==> flow/design.v <==
module alu(rs1,rs2,alu_control,funct3,funct7,zero,alu_out);
input [31:0] rs1;
input [31:0] rs2;
input [3:0] alu_control;
input [2:0] funct3;
input [6:0] funct7;
output reg zero;             
output reg[31:0] alu_out;
always @(*)begin
	alu_out=0;
	zero=0;
	case(alu_control)
		4'b0000:begin 
			case(funct3)
				0:begin
					if(funct7==7'b0000000)begin 
						alu_out=rs1+rs2;
					end
					else begin 
						alu_out=rs1-rs2;
					end
				end
				1:begin
					alu_out=rs1<<rs2[4:0];
				end
				2:begin
					alu_out=($signed(rs1) < $signed(rs2))?1:0;
				end
				3:begin
					alu_out=(rs1<rs2)?1:0;
				end
				4:begin
					alu_out=rs1^rs2;
				end
				5:begin
					if(funct7==7'b0000000)begin
						alu_out=rs1>>rs2[4:0];
					end
					else begin
						alu_out=$signed(rs1)>>>rs2[4:0];
					end
				end
				6:begin
					alu_out=rs1|rs2;
				end
				default:begin
					alu_out=rs1&rs2;
				end
			endcase
		end
		4'b0001:begin 
			alu_out=rs1+rs2;
		end
		4'b0010:begin 
			case(funct3)
				0:begin
					alu_out=rs1+rs2;
				end
				1:begin
					alu_out=rs1<<rs2[4:0];
				end
				2:begin
					alu_out=($signed(rs1)<$signed(rs2))?1:0;
				end
				3:begin
					alu_out=(rs1<rs2)?1:0;
				end
				4:begin
					alu_out=rs1^rs2;
				end
				5:begin
					if(rs2[11:5]==7'b0000000)begin
						alu_out=rs1>>rs2[4:0];
					end
					else begin
						alu_out=$signed(rs1)>>>rs2[4:0];
					end
				end
				6:begin
					alu_out=rs1|rs2;
				end
				default:begin
					alu_out=rs1&rs2;
				end
			endcase
		end
		4'b0011:begin 
			alu_out=rs1+rs2;
		end
		4'b0100:begin 
			case(funct3)
				0:zero=(rs1==rs2);
				1:zero=(rs1!=rs2);
				4:zero=($signed(rs1)<$signed(rs2));
				5:zero=($signed(rs1)>=$signed(rs2));
				6:zero=(rs1<rs2);
				7:zero=(rs1>=rs2);
				default:zero=0;
			endcase
		end
		4'b0101:begin 
			alu_out=rs2;
		end
		4'b0110:begin 
			alu_out=rs1+rs2;
		end
		default:begin
			alu_out=0;
			zero=0;
		end
	endcase
end
endmodule
module decoder(instr_out,control_signal);
input [31:0] instr_out;
output reg [13:0] control_signal;
always @(*) begin
case (instr_out[6:0])
	7'b0110011:begin 
		control_signal=14'b0000_1100_00_0001;
		end
	7'b0000011:begin 
		control_signal=14'b0001_1110_00_1000;
		end
	7'b0010011:begin 
		control_signal=14'b0010_1100_00_1001;
		end
	7'b0100011:begin 
		control_signal=14'b0011_0101_00_1000;
		end
	7'b1100011:begin 
		control_signal=14'b0100_0100_11_0000;
		end
	7'b0110111:begin 
		control_signal=14'b0101_1111_00_1111;
		end
	7'b1100111:begin 
		control_signal=14'b0110_1011_10_1011;
		end
	7'b0010111:begin 
		control_signal=14'b0111_1100_00_0111;
		end
	7'b1101111:begin 
		control_signal=14'b1000_1000_01_0011;
		end
	default:
		control_signal=14'b0000_0000_00_0000;
endcase
end
endmodule
module immgen(instr,imm);
input [31:0] instr;
output reg [31:0]imm;
always@(*)begin
	case(instr[6:0])
		7'b0000011,7'b0010011,7'b1100111:begin           
			if(instr[31]==1)begin 
				imm={{20{1'b1}},instr[31:20]};
			end
			else begin
				imm={{20{1'b0}},instr[31:20]};
			end
		end
		7'b0100011:begin 
			if(instr[31]==1)begin
				imm = {{20{1'b1}} , instr[31:25] , instr[11:7]};
			end
			else begin
				imm = {{20{1'b0}} , instr[31:25] , instr[11:7]};
			end
		end
		7'b1100011:begin  
			if(instr[31]==1)begin
				imm = {{19{1'b1}} , instr[31] , instr[7] , instr[30:25] , instr[11:8],1'b0};
			end
			else begin
				imm = {{19{1'b0}} , instr[31] , instr[7] , instr[30:25] , instr[11:8],1'b0};
			end
		end
		7'b0010111,7'b0110111:begin 
			imm={instr[31:12],{12{1'b0}}};
		end
		7'b1101111:begin 
			if(instr[31]==1)begin
				imm = {{11{1'b1}} , instr[31] , instr[19:12] , instr[20] , instr[30:21] , 1'b0};
			end
			else begin
				imm = {{11{1'b0}} , instr[31] , instr[19:12] , instr[20] , instr[30:21] , 1'b0};
			end
		end
		default:begin
			imm=0;
		end
	endcase
end
endmodule
module regfile(clk,rs1_addr,rs2_addr,rd_addr,reg_wrt,rd_data,rs1_data,rs2_data);
input clk;
input [4:0] rs1_addr;
input [4:0] rs2_addr;
input [4:0] rd_addr;
input reg_wrt;
input [31:0] rd_data;
output reg[31:0] rs1_data;
output reg[31:0] rs2_data;
reg [31:0] r [1:31];
always@(posedge clk) begin
	rs1_data <= (rs1_addr == 5'd0) ? 32'd0 : r[rs1_addr];
	rs2_data <= (rs2_addr == 5'd0) ? 32'd0 : r[rs2_addr];
	if(reg_wrt && rd_addr != 5'd0)
		r[rd_addr] <= rd_data;
end
endmodule
module CPU(
    input             clk,
    input             rst,
    input      [31:0] data_out,
    input      [31:0] instr_out,
    output reg        instr_read,
    output reg        data_read,
    output reg [31:0] instr_addr,
    output reg [31:0] data_addr,
    output reg [3:0]  data_write,
    output reg [31:0] data_in
);
localparam S_IF  = 2'd0;
localparam S_ID  = 2'd1;
localparam S_EX  = 2'd2;
localparam S_MEM = 2'd3;
reg  [1:0]  state;
reg  [31:0] pc;
reg  [31:0] ir;
reg  [1:0]  ld_off;
wire [13:0] signal;
wire [31:0] rs1_data;
wire [31:0] rs2_data;
wire [31:0] imm;
wire [31:0] src2;
wire        zero;
wire [31:0] alu_out;
wire [31:0] pc_plus_imm;
wire [31:0] pc_plus4;
reg  [31:0] rd_data;
reg         reg_wrt;
reg  [31:0] next_pc;
reg  [31:0] ld_data;
wire [6:0] opcode = ir[6:0];
wire [2:0] funct3 = ir[14:12];
wire is_load   = (opcode == 7'b0000011);
wire is_store  = (opcode == 7'b0100011);
wire is_branch = (opcode == 7'b1100011);
wire is_jal    = (opcode == 7'b1101111);
wire is_jalr   = (opcode == 7'b1100111);
wire is_auipc  = (opcode == 7'b0010111);
decoder decoder(
.instr_out(ir),
.control_signal(signal)
);
regfile regfile(
.clk(clk),
.rs1_addr(instr_out[19:15]),
.rs2_addr(instr_out[24:20]),
.rd_addr(ir[11:7]),
.reg_wrt(reg_wrt),
.rd_data(rd_data),
.rs1_data(rs1_data),
.rs2_data(rs2_data)
);
immgen immgen(
.instr(ir),
.imm(imm)
);
assign pc_plus4    = pc + 32'd4;
assign pc_plus_imm = pc + imm;
assign src2 = signal[3] ? imm : rs2_data;
alu alu(
.rs1(rs1_data),
.rs2(src2),
.alu_control(signal[13:10]),
.funct3(funct3),
.funct7(ir[31:25]),
.zero(zero),
.alu_out(alu_out)
);
always @(*) begin
	case (funct3)
		3'b000: begin
			case (ld_off)
				2'd0: ld_data = {{24{data_out[7]}},  data_out[7:0]};
				2'd1: ld_data = {{24{data_out[15]}}, data_out[15:8]};
				2'd2: ld_data = {{24{data_out[23]}}, data_out[23:16]};
				default: ld_data = {{24{data_out[31]}}, data_out[31:24]};
			endcase
		end
		3'b001: ld_data = ld_off[1] ? {{16{data_out[31]}}, data_out[31:16]}
		                            : {{16{data_out[15]}}, data_out[15:0]};
		3'b100: begin
			case (ld_off)
				2'd0: ld_data = {24'd0, data_out[7:0]};
				2'd1: ld_data = {24'd0, data_out[15:8]};
				2'd2: ld_data = {24'd0, data_out[23:16]};
				default: ld_data = {24'd0, data_out[31:24]};
			endcase
		end
		3'b101: ld_data = ld_off[1] ? {16'd0, data_out[31:16]} : {16'd0, data_out[15:0]};
		default: ld_data = data_out;
	endcase
end
always @(*) begin
	if ((is_branch && zero) || is_jal)
		next_pc = pc_plus_imm;
	else if (is_jalr)
		next_pc = {alu_out[31:1], 1'b0};
	else
		next_pc = pc_plus4;
end
always @(*) begin
	reg_wrt = 1'b0;
	rd_data = alu_out;
	if (state == S_MEM) begin
		reg_wrt = 1'b1;
		rd_data = ld_data;
	end else if (state == S_EX && !is_load) begin
		reg_wrt = signal[9];
		if (is_jal || is_jalr)
			rd_data = pc_plus4;
		else if (is_auipc)
			rd_data = pc_plus_imm;
	end
end
always @(*) begin
	instr_read = (state == S_IF);
	instr_addr = pc;
	data_addr  = alu_out;
	data_read  = (state == S_EX) && is_load;
	data_write = 4'b0000;
	data_in    = rs2_data;
	if (state == S_EX && is_store) begin
		case (funct3)
			3'b000: begin
				data_write = 4'b0001 << alu_out[1:0];
				data_in    = {4{rs2_data[7:0]}};
			end
			3'b001: begin
				data_write = alu_out[1] ? 4'b1100 : 4'b0011;
				data_in    = {2{rs2_data[15:0]}};
			end
			default: data_write = 4'b1111;
		endcase
	end
end
always @(posedge clk) begin
	if (rst) begin
		state <= S_IF;
		pc    <= 32'd0;
	end else begin
		case (state)
			S_IF: state <= S_ID;
			S_ID: begin
				ir    <= instr_out;
				state <= S_EX;
			end
			S_EX: begin
				ld_off <= alu_out[1:0];
				if (is_load) begin
					state <= S_MEM;
				end else begin
					pc    <= next_pc;
					state <= S_IF;
				end
			end
			default: begin
				pc    <= pc_plus4;
				state <= S_IF;
			end
		endcase
	end
end
endmodule
Reports on CPU
The steps from the RTL of CPU to its reports follow in flow order.
Line numbers count from 1 in the design file above.
{ "design": {"top": "CPU", "clk_port": "clk", "cell_library": "sky130hd", "corner": "tt_025C_1v80"} }

Word-level counts
Source: Yosys, flattened and elaborated, memories not mapped. Widths are those after wreduce. Print and check cells do not count.
Yosys's memory passes give these memory sizes; they may raise the number of words (mostly to a power of two), join words into wider ones and drop unused or constant bits.
{ "bits": {"regBits": 68, "ram_bits": 992, "clocked_rd_ports_x_width": 64, "n_memories": 1, "inputBits": 66, "out_inout_bits": 102} }
{ "mem_list": {"columns": ["memory", "size", "word_bits", "rd", "write_ports", "line", "text"], "rows": [
  ["regfile.r", 31, 32, 2, 1, 206, "reg [31:0] r [1:31];"]
]} }
{ "op_classes": {"add_sub_neg": 4, "n_cmp": 4, "eq_ne": 30, "shift": 4, "n_mux": 42, "n_logic": 5, "reduce_logical": 24} }
{ "op_table": {"columns": ["op", "n"], "rows": [
  ["32-bit two-way mux", 18],
  ["32-bit case mux with 7-bit select", 2],
  ["32-bit case mux with 4-bit select", 2],
  ["32-bit case mux with 5-bit select", 1],
  ["32-bit case mux with 2-bit select", 2],
  ["14-bit case mux with 9-bit select", 1],
  ["32-bit case mux with 3-bit select", 1],
  ["32-bit adder", 2],
  ["32-bit >= comparator", 2],
  ["32-bit < comparator", 2],
  ["32-bit by 3-bit adder with 32-bit output with constant B", 1],
  ["32-bit subtractor", 1],
  ["32-bit equality test", 1],
  ["32-bit inequality test", 1],
  ["32-bit bitwise AND", 1],
  ["32-bit bitwise OR", 1],
  ["32-bit XOR", 1],
  ["32-bit by 5-bit << shifter with 32-bit output", 1],
  ["32-bit by 5-bit right shift with 32-bit output", 1],
  ["32-bit by 5-bit >>> shifter with 32-bit output", 1],
  ["8-bit case mux with 3-bit select", 1],
  ["7-bit by 6-bit equality test with 1-bit output with constant B", 3],
  ["7-bit equality test with constant B", 3],
  ["16-bit two-way mux", 1],
  ["7-bit by 5-bit equality test with 1-bit output with constant B", 2],
  ["7-bit logical NOT", 2],
  ["3-bit equality test with constant B", 4],
  ["4-bit by 3-bit equality test with 1-bit output with constant B", 3]
]} }
Not listed: further kinds 28, cells in them 51.

Logic depth
Yosys ltp: most cells in a row. Word level: on the elaborated netlist, between registers, memories and ports. Mapped: between sequential cells and ports; inverters and the memories' decode and read muxes count.
{ "logic_depth": {"depth_word": 13, "abc_area": 1, "mapped_depth": 38} }

Synthesis result
The flow's flattened synthesis, as Yosys stat reports it; memories are mapped. The netlist is that of the ABC_AREA named above (0 if unset); the other value can give another one.
The area totals of this step are shown rounded.
{ "synth_totals": {"cells": 8552, "area_um2": 68880, "ff_cells": 1126} }
{ "types": {"columns": ["type", "n", "area_total_um2"], "rows": [
  ["sky130_fd_sc_hd__edfxtp_1", 1026, 3.08E+04],
  ["sky130_fd_sc_hd__o21ai_0", 1445, 7.23E+03],
  ["sky130_fd_sc_hd__nand2_1", 1620, 6.08E+03],
  ["sky130_fd_sc_hd__a21oi_1", 702, 3513.37],
  ["sky130_fd_sc_hd__nand3_1", 551, 2.76E+03],
  ["sky130_fd_sc_hd__inv_1", 712, 2.67E+03],
  ["sky130_fd_sc_hd__nor2_1", 680, 2.55E+03],
  ["sky130_fd_sc_hd__o211ai_1", 271, 2.03E+03],
  ["sky130_fd_sc_hd__dfxtp_1", 100, 2001.92],
  ["sky130_fd_sc_hd__clkbuf_1", 499, 1.87E+03],
  ["sky130_fd_sc_hd__ha_1", 114, 1.43E+03],
  ["sky130_fd_sc_hd__xor2_1", 67, 586.813],
  ["sky130_fd_sc_hd__a31oi_1", 77, 481.712],
  ["sky130_fd_sc_hd__a211oi_1", 60, 450.432],
  ["sky130_fd_sc_hd__a311oi_1", 51, 446.678],
  ["sky130_fd_sc_hd__o22ai_1", 65, 406.64],
  ["sky130_fd_sc_hd__a221oi_1", 40, 350.336],
  ["sky130_fd_sc_hd__nand4_1", 45, 281.52]
]} }
Other cell types: 50; their cells: 427.

Timing after synthesis
Path of least setup slack by OpenSTA after synthesis, without wires, with an ideal clock, recovery checks aside; 20% of the period is set as input and as output delay. Where synthesis merged equal registers, the netlist keeps one of their names.
{ "synth_path": {"kind": "flip-flop to output port", "start": "register ir[5]", "end": "output port data_addr[31]", "tclk_ns": 15.0, "out_delay_ns": 3.000, "t_first_pin_ns": 0.000, "arrival_time_ns": 4.052, "required_time_ns": 12.000, "setup_slack_ns": 7.948, "delay_ns": 4.052, "driving_pins": 31, "path_buffers": 5, "synth_period_reached_ns": 7.052} }
"delay_ns" is the arrival time less input delay plus setup time.
At an output port there is no setup time.
"driving_pins" counts driving pins, that of a launching flip-flop among them; a cell with two outputs on the path counts twice.
"synth_period_reached_ns" is the clock period less the worst setup slack; recovery checks do not enter. This is arithmetic on one report: input and output delays are still those of the set period (20% each).
{ "synth_via": {"path_cell_list": "sky130_fd_sc_hd__edfxtp_1 sky130_fd_sc_hd__inv_2 sky130_fd_sc_hd__nor2_4 sky130_fd_sc_hd__nand2_2 sky130_fd_sc_hd__nand2_2 sky130_fd_sc_hd__nand2_4 sky130_fd_sc_hd__nand2_8 sky130_fd_sc_hd__inv_2 sky130_fd_sc_hd__buf_6 sky130_fd_sc_hd__nand2_2 sky130_fd_sc_hd__nand2_2 sky130_fd_sc_hd__buf_4 sky130_fd_sc_hd__inv_2 sky130_fd_sc_hd__buf_4 sky130_fd_sc_hd__buf_4 sky130_fd_sc_hd__buf_4 sky130_fd_sc_hd__ha_1 sky130_fd_sc_hd__a21oi_1 sky130_fd_sc_hd__nand2_1 sky130_fd_sc_hd__a21oi_1 sky130_fd_sc_hd__o21bai_1 sky130_fd_sc_hd__nand3_1 sky130_fd_sc_hd__nand3_1 sky130_fd_sc_hd__nand2_1 sky130_fd_sc_hd__o211ai_1 sky130_fd_sc_hd__a21oi_1 sky130_fd_sc_hd__xor2_1 sky130_fd_sc_hd__nor2_1 sky130_fd_sc_hd__o21ai_0 sky130_fd_sc_hd__and3_1 sky130_fd_sc_hd__inv_1"} }
{ "synth_rtl": {"columns": ["element", "line", "text"], "rows": [
  ["start, declared", 232, "reg  [31:0] ir;"],
  ["start, assigned", 360, "ir <= instr_out;"],
  ["end, declared", 222, "output reg [31:0] data_addr,"]
]} }
Chain of elaborated cells between the ends: none given.

Path in the finished layout
Path of least setup slack in the final report of record 1 (OpenROAD, finished layout, wires in). Where an end is a register, its clock arrival counts in the times.
{ "layout_path": {"kind": "flip-flop to output port", "start": "register ir[4]", "end": "output port data_addr[31]", "tclk_ns": 13.9, "out_delay_ns": 2.78, "t_first_pin_ns": 0.80, "arrival_time_ns": 7.55, "required_time_ns": 11.12, "setup_slack_ns": 3.57, "driving_pins": 30, "path_buffers": 2} }
{ "layout_via": {"path_cell_list": "sky130_fd_sc_hd__edfxtp_1 sky130_fd_sc_hd__inv_2 sky130_fd_sc_hd__nand2_2 sky130_fd_sc_hd__nor2_4 sky130_fd_sc_hd__nand2_4 sky130_fd_sc_hd__nand3_4 sky130_fd_sc_hd__nand2_1 sky130_fd_sc_hd__nand3_1 sky130_fd_sc_hd__nand2_2 sky130_fd_sc_hd__inv_2 sky130_fd_sc_hd__buf_4 sky130_fd_sc_hd__ha_1 sky130_fd_sc_hd__a21oi_1 sky130_fd_sc_hd__nand2_1 sky130_fd_sc_hd__a21oi_1 sky130_fd_sc_hd__o21bai_1 sky130_fd_sc_hd__nand3_1 sky130_fd_sc_hd__nand3_1 sky130_fd_sc_hd__nand2_1 sky130_fd_sc_hd__o211ai_1 sky130_fd_sc_hd__a21oi_1 sky130_fd_sc_hd__or2_2 sky130_fd_sc_hd__nand2_1 sky130_fd_sc_hd__nand2_1 sky130_fd_sc_hd__nand3_1 sky130_fd_sc_hd__nand2_1 sky130_fd_sc_hd__nand2_1 sky130_fd_sc_hd__and3_1 sky130_fd_sc_hd__inv_1 sky130_fd_sc_hd__clkdlybuf4s50_1"} }
{ "layout_rtl": {"columns": ["element", "line", "text"], "rows": [
  ["start, declared", 232, "reg  [31:0] ir;"],
  ["start, assigned", 360, "ir <= instr_out;"],
  ["end, declared", 222, "output reg [31:0] data_addr,"]
]} }
Chain of elaborated cells between the ends: none given.

Lab notebook: CPU

Module CPU, platform sky130hd: 4 stored runs of the flow (Yosys, OpenROAD) with differing settings, in no particular order. Input and output delays are each 20% of the period that was set; the output load is 0.01 pF.
"achievedPeriod_ns" = clock period - worst setup slack. The figure is calculated, with input and output delays left at 20% of the set period.
"worst_path_time_ns": the worst setup path's part of the clock period (all of it between registers, 20% less for each end at a port) less its slack. A launch clock that arrives late makes it longer, a capture clock that arrives late makes it shorter.
"final_power_uw" is the tool's figure for a default switching activity; nothing was simulated.
The measured numbers are rounded.
[
  {
    "run": "record 1",
    "settings": { "ABC_AREA": 1, "CELL_PAD_IN_SITES_DETAIL_PLACEMENT": 1, "CELL_PAD_IN_SITES_GLOBAL_PLACEMENT": 1, "CORE_ASPECT_RATIO": 1.1, "CORE_UTILIZATION": 45, "CTS_CLUSTER_SIZE": 99, "HOLD_SLACK_MARGIN": 0.02, "PLACE_DENSITY_LB_ADDON": 0.11, "SLEW_MARGIN": 35, "TNS_END_PERCENT": 55, "period_ns": 13.9, "CAP_MARGIN": 20, "CORE_MARGIN": 2 },
    "results": { "fin_ws_ns": 3.567, "achievedPeriod_ns": 10.333, "synthesis_area_um2": 68880, "tns_setup_ns": 0.000, "ws_hold_ns": 0.534, "layout_stdcell_area_um2": 76880, "layout_utilization_pct": 50.6, "worst_path_time_ns": 7.55, "worstPathKind": "flip-flop to output port", "die_um2": 156200, "final_power_uw": 9728 }
  },
  {
    "run": "record 2",
    "settings": { "CAP_MARGIN": 30, "CELL_PAD_IN_SITES_DETAIL_PLACEMENT": 2, "CORE_ASPECT_RATIO": 1.03, "CORE_UTILIZATION": 34, "CTS_CLUSTER_DIAMETER": 265, "CTS_CLUSTER_SIZE": 70, "GPL_ROUTABILITY_DRIVEN": 0, "GPL_TIMING_DRIVEN": 1, "HOLD_SLACK_MARGIN": 0.27, "MIN_ROUTING_LAYER": "met2", "PLACE_DENSITY": 0.87, "SLEW_MARGIN": 35, "period_ns": 9.08, "CORE_MARGIN": 2 },
    "outcome": "incomplete, routing halted on GRT-0116"
  },
  {
    "run": "record 3",
    "settings": { "CORE_ASPECT_RATIO": 0.61, "CORE_MARGIN": 9, "CORE_UTILIZATION": 18, "CTS_CLUSTER_SIZE": 44, "GPL_ROUTABILITY_DRIVEN": 1, "PLACE_DENSITY_LB_ADDON": 0.01, "SETUP_SLACK_MARGIN": 1.48, "SLEW_MARGIN": 25, "period_ns": 8.47, "CAP_MARGIN": 20 },
    "results": { "fin_ws_ns": 0.869, "achievedPeriod_ns": 7.601, "synthesis_area_um2": 67240, "tns_setup_ns": 0.000, "ws_hold_ns": 0.581, "layout_stdcell_area_um2": 88390, "layout_utilization_pct": 23.9, "worst_path_time_ns": 5.91, "worstPathKind": "flip-flop to output port", "die_um2": 396600, "final_power_uw": 18090 }
  },
  {
    "run": "record 4",
    "settings": { "CELL_PAD_IN_SITES_GLOBAL_PLACEMENT": 1, "CORE_ASPECT_RATIO": 0.98, "CORE_UTILIZATION": 45, "CTS_CLUSTER_SIZE": 99, "HOLD_SLACK_MARGIN": 0.16, "PLACE_DENSITY_LB_ADDON": 0.11, "SETUP_SLACK_MARGIN": -0.74, "SLEW_MARGIN": 35, "period_ns": 13.9, "CAP_MARGIN": 20, "CORE_MARGIN": 2 },
    "results": { "fin_ws_ns": 2.824, "achievedPeriod_ns": 11.076, "synthesis_area_um2": 67240, "tns_setup_ns": 0.000, "ws_hold_ns": 0.543, "layout_stdcell_area_um2": 75970, "layout_utilization_pct": 51.1, "worst_path_time_ns": 8.30, "worstPathKind": "flip-flop to output port", "die_um2": 152500, "final_power_uw": 9433 }
  }
]
